==> flow/design.v <==
`default_nettype none
module as2650(
	input reset,
	output [12:0] adr,
	input [7:0] dbus_in,
	output [7:0] dbus_out,
	output oeb,
	output rw,
	output opreq,
	output wrp,
	output m_io,
	output d_c,
	input sense,
	output flag,
	input clk
);
	reg [7:0] r0;
	reg [7:0] r123[2:0];
	reg [7:0] r123_2[2:0];
	reg [14:0] pc;
	reg [7:0] psu;
	reg [7:0] psl;
	reg [7:0] ins_reg;
	reg [14:0] stack[7:0];
	reg [7:0] cycle;
	reg halted;
	reg [7:0] holding_reg;
	reg [7:0] addr_buff;
	reg [1:0] idx_ctrl;
	assign flag = psu[6];
	reg r_opreq;
	assign opreq = r_opreq;
	reg r_rw;
	assign rw = r_rw;
	reg [12:0] r_addr;
	assign adr = r_addr;
	reg r_m_io;
	assign m_io = r_m_io;
	reg r_d_c;
	assign d_c = r_d_c;
	reg r_wrp;
	assign wrp = r_wrp;
	reg [7:0] b_buf;
	assign oeb = r_rw ? 0 : 1;
	assign dbus_out = b_buf;
	wire [7:0] instr_reg = ins_reg[1:0] == 0 ? r0 : (psl[4] ? r123_2[ins_reg[1:0] - 1] : r123[ins_reg[1:0] - 1]);
	wire [7:0] instr_reg_p1 = instr_reg + 1;
	wire [7:0] instr_reg_m1 = instr_reg - 1;
	wire [14:0] branch_addr = pc + (dbus_in[6:0] >= 64 ? -(64 - (dbus_in[6:0] - 64)) : dbus_in[6:0]);
	wire carry = psl[0];
	wire overflow = psl[2];
	wire [7:0] rrr = psl[3] ? {carry, instr_reg[7:1]} : {instr_reg[0], instr_reg[7:1]};
	wire [7:0] rrl = psl[3] ? {instr_reg[6:0], carry} : {instr_reg[6:0], instr_reg[7]};
	wire [7:0] input1 = ins_reg[3:2] == 0 ? holding_reg : instr_reg;
	wire [7:0] input2 = ins_reg[3:2] == 0 ? instr_reg : holding_reg;
	wire [7:0] alu_next = alu_step(input1, input2);
	wire [16:0] mul_res = r0 * (psl[4] ? r123_2[0] : r123[0]);
	always @(posedge clk) begin
		if(reset) begin
			pc <= 0;
			r0 <= 0;
			r123[0] <= 0;
			r123[1] <= 0;
			r123[2] <= 0;
			r123_2[0] <= 0;
			r123_2[1] <= 0;
			r123_2[2] <= 0;
			psu <= 0;
			psl <= 0;
			cycle <= 0;
			r_opreq <= 0;
			r_rw <= 0;
			r_addr <= 0;
			r_m_io <= 1;
			r_d_c <= 0;
			r_wrp <= 0;
			halted <= 0;
			idx_ctrl <= 0;
			b_buf <= 0;
		end else if(!halted) begin
			psu[7] <= sense;
			cycle <= cycle + 1;
			if(cycle == 0) begin  
				idx_ctrl <= 0;
				r_m_io <= 1;
				r_opreq <= 1;
				r_rw <= 0;
				r_addr <= pc[12:0];
				pc <= pc + 1;
			end else if(cycle == 1) begin  
				ins_reg <= dbus_in;
				r_opreq <= 0;
			end else begin
				if(ins_reg[4]) begin
					if(ins_reg[3]) begin
						if(ins_reg == 'h9B || ins_reg == 'hBB) begin
							if(cycle == 2) begin  
								pc <= pc + 1;
								r_addr <= pc[12:0];
								r_opreq <= 1;
								r_rw <= 0;
							end else if(cycle == 3) begin  
								if(dbus_in[7]) begin  
									r_addr <= branch_addr[12:0];
									r_opreq <= 1;
									r_rw <= 0;
									cycle <= 8;
									ins_reg <= ins_reg == 'h9B ? 'h1B : 'h3B;
								end else begin  
									pc <= {1'b0, 1'b0, branch_addr[12:0]};
									r_opreq <= 0;
									cycle <= 0;
								end
							end
						end else if(ins_reg == 'h9F || ins_reg == 'hBF) begin
							if(cycle == 2) begin
								pc <= pc + 1;
								r_addr <= pc;
								r_opreq <= 1;
								r_rw <= 0;
							end else if(cycle == 3) begin
								addr_buff <= dbus_in;
								pc <= pc + 1;
								r_addr <= pc;
							end else if(cycle == 4) begin
								if(ins_reg == 'hBF) begin
									stack[psu[2:0]] <= pc;
									psu[2:0] <= psu[2:0] + 1;
								end
								if(addr_buff[7]) begin  
									r_addr <= {addr_buff[4:0], dbus_in};
								end else begin  
									r_opreq <= 0;
									pc <= {addr_buff[4:0], dbus_in} + (psl[4] ? r123_2[2] : r123[2]);
									cycle <= 0;
								end
							end else if(cycle == 5) begin
								addr_buff <= dbus_in;
								r_addr <= r_addr + 1;
							end else if(cycle == 6) begin
								pc <= {addr_buff[6:0], dbus_in};
								r_opreq <= 0;
								cycle <= 0;
							end
						end else begin
							if(cycle == 2) begin
								if(ins_reg[7:4] == 'h5 || ins_reg[7:4] == 'h7 || ins_reg[7:4] == 'hD || ins_reg[7:4] == 'hF) begin
									write_reg(ins_reg[7:4] == 'hD ? instr_reg_p1 : (ins_reg[7:4] == 'hF ? instr_reg_m1 : instr_reg), ins_reg[1:0]);
									if((ins_reg[7:4] == 'hD ? instr_reg_p1 : (ins_reg[7:4] == 'hF ? instr_reg_m1 : instr_reg)) == 0) begin  
										pc <= pc + (ins_reg[2] ? 2 : 1);
										cycle <= 0;
									end else begin
										pc <= pc + 1;
										r_addr <= pc;
										r_opreq <= 1;
										r_rw <= 0;
									end
								end else begin
									if(
										((ins_reg[7:4] == 'h1 || ins_reg[7:4] == 'h3)
										&&
										(ins_reg[1:0] != 'b11 && ins_reg[1:0] != psl[7:6]))
										||
										((ins_reg[7:4] == 'h9 || ins_reg[7:4] == 'hB)
										&&
										(ins_reg[1:0] == psl[7:6]))
										) begin  
										pc <= pc + (ins_reg[2] ? 2 : 1);
										cycle <= 0;
									end else begin
										pc <= pc + 1;
										r_addr <= pc;
										r_opreq <= 1;
										r_rw <= 0;
									end
								end
							end else if(cycle == 3) begin
								if(!ins_reg[2]) begin  
									if(dbus_in[7]) begin  
										r_addr <= branch_addr[12:0];
										cycle <= 8;
									end else begin  
										push_stack();
										pc <= branch_addr[12:0];
										r_opreq <= 0;
										cycle <= 0;
									end
								end else begin  
									addr_buff <= dbus_in;
									pc <= pc + 1;
									r_addr <= pc;
								end
							end else if(cycle == 4) begin  
								if(addr_buff[7]) begin  
									r_addr <= {addr_buff[4:0], dbus_in};
									cycle <= 8;
								end else begin  
									push_stack();
									pc <= {addr_buff[6:0], dbus_in};
									r_opreq <= 0;
									cycle <= 0;
								end
							end else if(cycle == 8) begin  
								addr_buff <= dbus_in;
								r_addr <= r_addr + 1;
							end else if(cycle == 9) begin  
								push_stack();
								pc <= {dbus_in[4:0], addr_buff};
								r_opreq <= 0;
								cycle <= 0;
							end
						end
					end else begin
						if((ins_reg[7:4] == 'h1 || ins_reg[7:4] == 'h3) && ins_reg[2]) begin
							if(cycle == 2) begin
								if(ins_reg[1:0] == 'b11 || ins_reg[1:0] == psl[7:6]) begin  
									pc <= stack[psu[2:0] - 3'd1];
									psu[2:0] <= psu[2:0] - 1;
									if(ins_reg[7:4] == 'h3) begin  
										psu[5] <= 0;
									end
									cycle <= 0;
								end else begin  
									cycle <= 0;
								end
							end
						end else if((ins_reg[7:4] == 'h3 || ins_reg[7:4] == 'h7) && !ins_reg[2]) begin
							if(cycle == 2) begin
								r_opreq <= 1;
								r_rw <= 0;
								r_m_io <= 0;
								r_d_c <= ins_reg[7:4] == 'h7 ? 1 : 0;
							end else if(cycle == 3) begin
								set_cc_for(dbus_in);
								write_reg(dbus_in, ins_reg[1:0]);
								r_opreq <= 0;
								r_m_io <= 1;
								cycle <= 0;
							end
						end else if((ins_reg[7:4] == 'hB || ins_reg[7:4] == 'hF) && !ins_reg[2]) begin
							if(cycle == 2) begin
								r_opreq <= 1;
								r_rw <= 1;
								b_buf <= instr_reg;
								r_m_io <= 0;
								r_d_c <= ins_reg[7:4] == 'hF ? 1 : 0;
							end else if(cycle == 3) begin
								r_wrp <= 1;
							end else if(cycle == 4) begin
								r_wrp <= 0;
								r_opreq <= 0;
								r_rw <= 0;
								r_m_io <= 1;
								cycle <= 0;
							end
						end else if(ins_reg[7:4] == 'h5 && !ins_reg[2]) begin
							if(cycle == 2) begin
								if(psl[3]) begin
									psl[0] <= instr_reg[0];
									psl[5] <= instr_reg[6];
								end
								set_cc_for(rrr);
								write_reg(rrr, ins_reg[1:0]);
								cycle <= 0;
							end
						end else if(ins_reg[7:4] == 'hD && !ins_reg[2]) begin
							if(cycle == 2) begin
								if(psl[3]) begin
									psl[0] <= instr_reg[7];
									psl[5] <= instr_reg[4];
								end
								set_cc_for(rrl);
								write_reg(rrl, ins_reg[1:0]);
								cycle <= 0;
							end
						end else if(ins_reg[7:4] >= 'h94 && ins_reg[7:4] <= 'h97) begin  
							if(cycle == 2) begin
								write_reg(instr_reg + (psl[0] ? 0 : 'hA0) + (psl[5] ? 0 : 'h0A), ins_reg[1:0]);
								cycle <= 0;
							end
						end else begin
							if(cycle == 2) begin
								if(ins_reg == 'h90) begin  
									if(psl[4]) begin
										r123_2[1] <= mul_res[7:0];
										r123_2[2] <= mul_res[15:8];
									end else begin
										r123[1] <= mul_res[7:0];
										r123[2] <= mul_res[15:8];
									end
									cycle <= 0;
								end else if(ins_reg == 'h91) begin  
									if(psl[4]) begin
										r0 <= r123_2[0];
										r123_2[0] <= r0;
									end else begin
										r0 <= r123[0];
										r123[0] <= r0;
									end
									cycle <= 0;
								end else if(ins_reg == 'h10) begin  
									r0 <= stack[psu[2:0] - 3'd1][7:0];
									if(psl[4]) begin
										r123_2[0] <= stack[psu[2:0] - 3'd1][14:8];
									end else begin
										r123[0] <= stack[psu[2:0] - 3'd1][14:8];
									end
									psu[2:0] <= psu[2:0] - 1;
									cycle <= 0;
								end else if(ins_reg == 'h11) begin  
									stack[psu[2:0] - 3'd1][7:0] <= r0;
									if(psl[4]) begin
										stack[psu[2:0]][14:8] <= r123_2[0];
									end else begin
										stack[psu[2:0]][14:8] <= r123[0];
									end
									psu[2:0] <= psu[2:0] + 1;
									cycle <= 0;
								end else if(ins_reg == 'h12) begin
									r0 <= psu;
									set_cc_for(r0);
									cycle <= 0;
								end else if(ins_reg == 'h13) begin
									r0 <= psl;
									set_cc_for(r0);
									cycle <= 0;
								end else if(ins_reg == 'h92) begin
									psu <= r0;
								end else if(ins_reg == 'h93) begin
									psl <= r0;
								end else begin
									r_rw <= 0;
									r_opreq <= 1;
									pc <= pc + 1;
									r_addr <= pc;
								end
							end else if(cycle == 3) begin
								if(ins_reg == 'h74) begin
									psu <= psu & ~dbus_in;
								end else if(ins_reg == 'h75) begin
									psl <= psl & ~dbus_in;
								end else if(ins_reg == 'h76) begin
									psu <= psu | dbus_in;
								end else if(ins_reg == 'h77) begin
									psl <= psl | dbus_in;
								end else if(ins_reg == 'hB4 || ins_reg == 'hB6) begin
									psl[7:6] <= (psu & dbus_in) == dbus_in ? 0 : 2;
								end else if(ins_reg == 'hB5 || ins_reg == 'hB7) begin
									psl[7:6] <= (psl & dbus_in) == dbus_in ? 0 : 2;
								end else if(ins_reg >= 'hF4 && ins_reg <= 'hF7) begin  
									psl[7:6] <= (instr_reg & dbus_in) == dbus_in ? 0 : 2;
								end
								r_opreq <= 0;
								cycle <= 0;
							end
						end
					end
				end else begin
					if(cycle == 2) begin
						if(ins_reg == 'h40) begin  
							halted <= 1;
							cycle <= 0;
						end else if(ins_reg == 'hC0) begin  
							cycle <= 0;
						end else begin
							if(ins_reg[3:2] == 0) begin  
								if(ins_reg[7:4] == 0) begin  
									r0 <= instr_reg;
									set_cc_for(instr_reg);
									cycle <= 0;
								end else if(ins_reg[7:4] == 'hC && ins_reg[3:2] == 0) begin  
									write_reg(r0, ins_reg[1:0]);
									set_cc_for(r0);
									cycle <= 0;
								end else begin  
									holding_reg <= r0;
									cycle <= 4;
								end
							end else begin
								r_opreq <= 1;
								r_rw <= 0;
								r_addr <= pc[12:0];
								pc <= pc + 1;
								if(ins_reg[3:2] == 1) begin
									cycle <= 3;
								end else if(ins_reg[3:2] == 2) begin
									cycle <= 'b10_000000;
								end else if(ins_reg[3:2] == 3) begin
									cycle <= 'b11_000000;
								end
							end
						end
					end else if(cycle == 3) begin
						r_opreq <= 0;
						holding_reg <= dbus_in;
					end else if(cycle == 4) begin
						if(ins_reg[7:5] == 7) begin
							if(psl[1]) begin
								psl[7:6] <= input1 > input2 ? 'b01 : (input1 < input2 ? 'b10 : 'b00);
							end else begin
								psl[7:6] <= input1[7] == input2[7] ? (input1 > input2 ? 'b01 : (input1 < input2 ? 'b10 : 'b00)) : (input1[7] ? 'b10 : 'b01);
							end
						end else begin
							set_cc_for(alu_next);
							write_reg(alu_next, idx_ctrl != 0 || ins_reg[3:2] == 0 ? 0 : ins_reg[1:0]);
							if(ins_reg[7:5] == 4 || ins_reg[7:5] == 5) begin
								psl[5] <= alu_next[4];
								psl[2] <= input1[7] == input2[7] && alu_next[7] != input1[7];
								psl[0] <= alu_next < input1;
							end
						end
						r_opreq <= 0;
						cycle <= 0;
					end
					else if(cycle == 8) begin
						if(ins_reg >= 'hC4 && ins_reg <= 'hC7) begin
							cycle <= 0;
						end else begin
							r_wrp <= 1;
						end
					end else if(cycle == 9) begin
						r_rw <= 0;
						r_wrp <= 0;
						r_opreq <= 0;
						cycle <= 0;
					end
					else if(cycle == 'b10_000000) begin
						cycle <= dbus_in[7] ? 'b01_000000 : (ins_reg[7:5] == 6 ? 8 : 3);  
						r_addr <= pc[12:0] + 1 + (dbus_in[6:0] >= 64 ? -(64 - (dbus_in[6:0] - 64)) : dbus_in[6:0]);  
						if(!dbus_in[7]) begin
							setup_read();
						end
					end
					else if(cycle == 'b11_000000) begin
						addr_buff <= dbus_in;  
						r_addr <= r_addr + 1;  
						pc <= pc + 1;
					end else if(cycle == 'b11_000001) begin
						cycle <= addr_buff[7] ? 'b01_000000 : (ins_reg[7:5] == 6 ? 8 : 3);  
						idx_ctrl <= addr_buff[6:5];
						if(!addr_buff[7]) begin
							if(addr_buff[6:5] == 0) begin
								r_addr <= {addr_buff[4:0], dbus_in};
							end else begin
								r_addr <= {addr_buff[4:0], dbus_in} + (addr_buff[6:5] == 1 ? instr_reg_p1 : (addr_buff[6:5] == 2 ? instr_reg_m1 : instr_reg));
								write_reg(addr_buff[6:5] == 1 ? instr_reg_p1 : (addr_buff[6:5] == 2 ? instr_reg_m1 : instr_reg), ins_reg[1:0]);
							end
							setup_read();
						end else begin
							r_addr <= {addr_buff[4:0], dbus_in};
						end
					end
					else if(cycle == 'b01_000000) begin
						addr_buff <= dbus_in;  
						r_addr <= r_addr + 1;  
					end else if(cycle == 'b01_000001) begin
						if(idx_ctrl == 0) begin
							r_addr <= {addr_buff[4:0], dbus_in};
						end else begin
							r_addr <= {addr_buff[4:0], dbus_in} + (idx_ctrl[1:0] == 1 ? instr_reg_p1 : (idx_ctrl[1:0] == 2 ? instr_reg_m1 : instr_reg));
							write_reg(idx_ctrl[1:0] == 1 ? instr_reg_p1 : (idx_ctrl[1:0] == 2 ? instr_reg_m1 : instr_reg), ins_reg[1:0]);
						end
						cycle <= ins_reg[7:5] == 6 ? 8 : 3;  
						setup_read();
					end
				end
			end
		end
	end
	task write_reg(input [7:0] data, input [1:0] r_addr);
		begin
			if(r_addr == 0) begin
				r0 <= data;
			end else begin
				if(psl[4]) begin
					r123_2[r_addr - 1] <= data;
				end else begin
					r123[r_addr - 1] <= data;
				end
			end
		end
	endtask
	task push_stack();
		begin
			if(ins_reg[7:4] == 'h3 || ins_reg[7:4] == 'h7 || ins_reg[7:4] == 'hB) begin
				stack[psu[2:0]] <= pc;
				psu[2:0] <= psu[2:0] + 1;
			end
		end
	endtask
	task set_cc_for(input [7:0] val);
		begin
			psl[7:6] <= val > 127 ? 'b10 : (val != 0 ? 'b01 : 'b00);
		end
	endtask
	task setup_read();
		begin
			if(ins_reg[7:4] == 'hC) begin
				r_rw <= 1;
				b_buf <= addr_buff[6:5] != 0 ? r0 : instr_reg;  
				cycle <= 8;
			end
		end
	endtask
	function [7:0] alu_step(input [7:0] input1, input [7:0] input2);
		begin
			if(ins_reg[7:5] == 1) begin
				alu_step = input1 ^ input2;
			end else if(ins_reg[7:5] == 2) begin
				alu_step = input1 & input2;
			end else if(ins_reg[7:5] == 3) begin
				alu_step = input1 | input2;
			end else if(ins_reg[7:5] == 4) begin
				alu_step = input1 + input2 + (psl[3] && psl[0]);
			end else if(ins_reg[7:5] == 5) begin
				alu_step = input1 + ~input2 + (!psl[3] || psl[0]);
			end else begin
				alu_step = input2;
			end
		end
	endfunction
endmodule
* Reports on as2650 *
The steps from the RTL of as2650 to its reports follow in flow order.
Lines are those of the file above, counted from 1.
Cell names lack the library's common part.
A cell with n/a has no value.

design
  top module = as2650
  clock = clk
  standard-cell library = sky130hd
  timing corner = tt_025C_1v80

* Word-level counts *
Yosys after proc, flatten, opt, wreduce and memory -nomap, before mapping. Memory bits, and registers merged into a memory's read port (data or address), are not among the register bits. Print and check cells are not counted.
Yosys's memory passes give these memory sizes; they may raise the number of words (mostly to a power of two), join words into wider ones and drop unused or constant bits.

word-level totals
  register bits after elaboration = 100
  memory bits (writable) = 184
  memory cells = 3
  input port bits = 11
  output and inout port bits = 28
  word-level cells = 2238

memories
  memory  words  width  line  text
  stack   8      15     24    reg [14:0] stack[7:0];
  r123    4      8      18    reg [7:0] r123[2:0];
  r123_2  4      8      19    reg [7:0] r123_2[2:0];

cells by class
  add/sub/neg operators = 26
  multipliers = 1
  magnitude comparators = 16
  equal/unequal tests = 330
  multiplexer cells = 1688
  bitwise logic cells = 45
  reductions and logical operators = 101

operators with widths
  cell                                                                              count
  8-bit 2-to-1 mux                                                                  585
  15-bit 2-to-1 mux                                                                 158
  1-bit 2-to-1 mux                                                                  709
  13-bit 2-to-1 mux                                                                 54
  2-bit 2-to-1 mux                                                                  115
  3-bit 2-to-1 mux                                                                  57
  5-bit != test (second input constant)                                             31
  8-bit != test (second input constant)                                             19
  4-bit != test (second input constant)                                             35
  8-bit == test (second input constant)                                             16
  8-bit by 8-bit multiplier with 16-bit output                                      1
  6-bit != test (second input constant)                                             17
  2-bit != test (second input constant)                                             49
  7-bit != test (second input constant)                                             13
  3-bit != test (second input constant)                                             30
  32-bit OR reduction                                                               2
  32-bit 2-to-1 mux                                                                 2
  29-bit AND reduction                                                              2
  3-bit by 2-bit != test with 1-bit output (second input constant)                  19
  8-bit by 7-bit == test with 1-bit output (second input constant)                  7
  8-bit nonzero test                                                                7
  27-bit AND reduction                                                              2
  8-bit by 7-bit greater-than comparator with 1-bit output (second input constant)  6
  8-bit AND                                                                         6
  23-bit AND reduction                                                              2
  38-bit AND reduction                                                              1
  33-bit AND reduction                                                              1
  32-bit logical NOT                                                                1

Not listed: further kinds 97, cells in them 260.

* Longest topological paths *
Longest topological path by Yosys (ltp), each cell counted once; first at word level (registers and memories cut), then after technology mapping (sequential cells cut; the memories' decode and read muxes count).

logic depth
  word-level depth = 25
  ABC_AREA = 1
  mapped depth = 37
  mapped depth without buffers = 34

* Netlist *
Source: synth_stat.txt of the flow (Yosys; design flattened, memories mapped). It holds for the ABC_AREA given above (unset counts as 0); a run with the other value may have another netlist.
Totals and module areas in this step are rounded.

synthesis totals
  mapped cells = 4513
  chip area (Yosys) = 29900 um^2
  area of sequential cells = 7770 um^2
  mapped flip-flops = 284
  buffer cells = 227

cells by type
  type      count  area in all (um^2)
  edfxtp_1  208    6245.99
  nand2_1   1026   3.85E+03
  o21ai_0   495    2.48E+03
  inv_1     511    1918.09
  a21oi_1   361    1.81E+03
  nor2_1    422    1.58E+03
  dfxtp_1   76     1.52E+03
  ha_1      120    1501.44
  nand3_1   196    980.941
  fa_1      44     880.845
  xor2_1    79     691.914
  o211ai_1  88     660.634
  clkbuf_1  159    596.822
  o221ai_1  38     332.819
  o22ai_1   52     325.312
  nor3_1    59     295.283
  nand4_1   43     269.008
  a221oi_1  24     210.202

Other cell types: 63; their cells: 512.

* Path before layout *
Path of least setup slack by OpenSTA after synthesis, without wires, with an ideal clock, recovery checks aside; 20% of the period is set as input and as output delay. Where synthesis merged equal registers, the netlist keeps one of their names.

path after synthesis
  path kind = register to register
  from = register (name not given)
  to = memory r123[2][7]
  clock period = 8.0 ns
  setup time = 0.256 ns
  time at the first pin = 0.000 ns
  data arrival time = 4.877 ns
  required time = 7.744 ns
  setup slack = 2.866 ns
  delay of the path = 5.133 ns
  driving pins on the path = 27
  buffers on the path = 2
  synthesis period reached = 5.134 ns

"delay of the path" = arrival - input delay + setup time.
"driving pins on the path": output pins that drive a net of the path, with the launching flip-flop's if there is one; two outputs of one cell count as two.
"synthesis period reached" is the clock period less the worst setup slack; recovery checks do not enter. This is arithmetic on one report: input and output delays are still those of the set period (20% each).

between the ends, after synthesis
  cells stage by stage = dfxtp_1 buf_2 clkbuf_1 o21ai_0 inv_1 nand2_1 fa_1 inv_1 fa_1 inv_1 fa_1 inv_1 fa_1 ha_1 inv_1 o21bai_1 a21oi_1 o21ai_0 a21o_1 a21oi_1 inv_1 a21oi_1 nor2_1 nor2_1 xor2_1 nand2_1 o21ai_1

ends and longest elaborated chain, after synthesis
  item       line  text
  to (decl)  18    reg [7:0] r123[2:0];

No chain of elaborated cells between the ends is given.

* Worst path after layout *
Path of least setup slack in the final report of run D (OpenROAD, finished layout, wires in). Where an end is a register, its clock arrival counts in the times.

path after layout
  path kind = register to register
  from = register (name not given)
  to = memory r123[2][7]
  clock period = 4.95 ns
  setup time = 0.12 ns
  time at the first pin = 0.62 ns
  data arrival time = 5.47 ns
  required time = 5.45 ns
  setup slack = -0.02 ns
  driving pins on the path = 28
  buffers on the path = 2

between the ends, after layout
  cells stage by stage = dfxtp_4 inv_4 buf_4 or2_2 o21ai_1 buf_4 nor2_1 fa_1 ha_1 inv_1 fa_1 inv_1 fa_2 nand3_1 nand2_1 a21oi_1 o21bai_1 a21oi_2 o21ai_2 a21o_1 a21oi_2 inv_1 a21oi_2 nor2_1 nor2_1 xor2_1 nand2_1 o21ai_1

ends and longest elaborated chain, after layout
  item       line  text
  to (decl)  18    reg [7:0] r123[2:0];

No chain of elaborated cells between the ends is given.

Lab notebook: as2650

Flow measurements of as2650 on sky130hd: 5 stored runs with different settings, listed in no order. Input and output delays are each 20% of the period that was set; the output load is 0.01 pF.
"clock period achieved" = clock period - worst setup slack. The figure is calculated, with input and output delays left at 20% of the set period.
"time of the worst setup path" means the part of the period allowed to the worst setup path (the constraints hold back 20% at inputs and 20% at outputs) less its slack; where the path has registers, the arrival times of their clocks count too.
"overall power" is the tool's figure for a default switching activity; nothing was simulated.
The results are shown rounded.
Settings: . = not set for that run.
Results: . = not shown.

name                                           run A  run B  run C  run D                 run E
CELL_PAD_IN_SITES_GLOBAL_PLACEMENT             2      2      2      0                     .
CORE_UTILIZATION                               50     50     50     38                    43
MIN_ROUTING_LAYER                              met2   met2   met2   met1                  met2
period_ns                                      8.0    8.54   8.0    4.95                  7.14
CAP_MARGIN                                     20     30     20     15                    20
CORE_MARGIN                                    2      9      2      2                     2
SLEW_MARGIN                                    20     30     20     20                    20
ABC_AREA                                       .      0      1      1                     0
CTS_CLUSTER_DIAMETER                           .      63     .      330                   .
CTS_CLUSTER_SIZE                               .      24     .      58                    36
GPL_ROUTABILITY_DRIVEN                         .      0      .      .                     .
GPL_TIMING_DRIVEN                              .      1      .      .                     .
HOLD_SLACK_MARGIN                              .      0.24   .      0.17                  .
CELL_PAD_IN_SITES_DETAIL_PLACEMENT             .      .      .      0                     2
CORE_ASPECT_RATIO                              .      .      .      1.93                  .
MAX_ROUTING_LAYER                              .      .      .      met4                  met5
TNS_END_PERCENT                                .      .      .      20                    .
PLACE_DENSITY                                  .      .      .      .                     0.43
worst hold slack in the final report (ns)      .      .      .      0.475                 .
utilization                                    .      .      .      0.471                 .
total negative slack (ns)                      .      .      .      -0.023                .
time of the worst setup path (ns)              .      .      .      4.97                  .
worst setup path kind                          .      .      .      register to register  .
die outline area (um^2)                        .      .      .      81000                 .
standard-cell area of the final layout (um^2)  .      .      .      36600                 .
overall power (uW)                             .      .      .      18100                 .
clock period achieved (ns)                     .      .      .      4.973                 .
setup slack of the critical path (ns)          .      .      .      -0.023                .
synthesized cell area (um^2)                   .      .      .      29900                 .

Run A: unfinished; error GRT-0116 in routing
Run B: unfinished; error GRT-0116 in routing
Run C: unfinished; error GPL-0301 in placement
Run E: unfinished; error GRT-0116 in routing
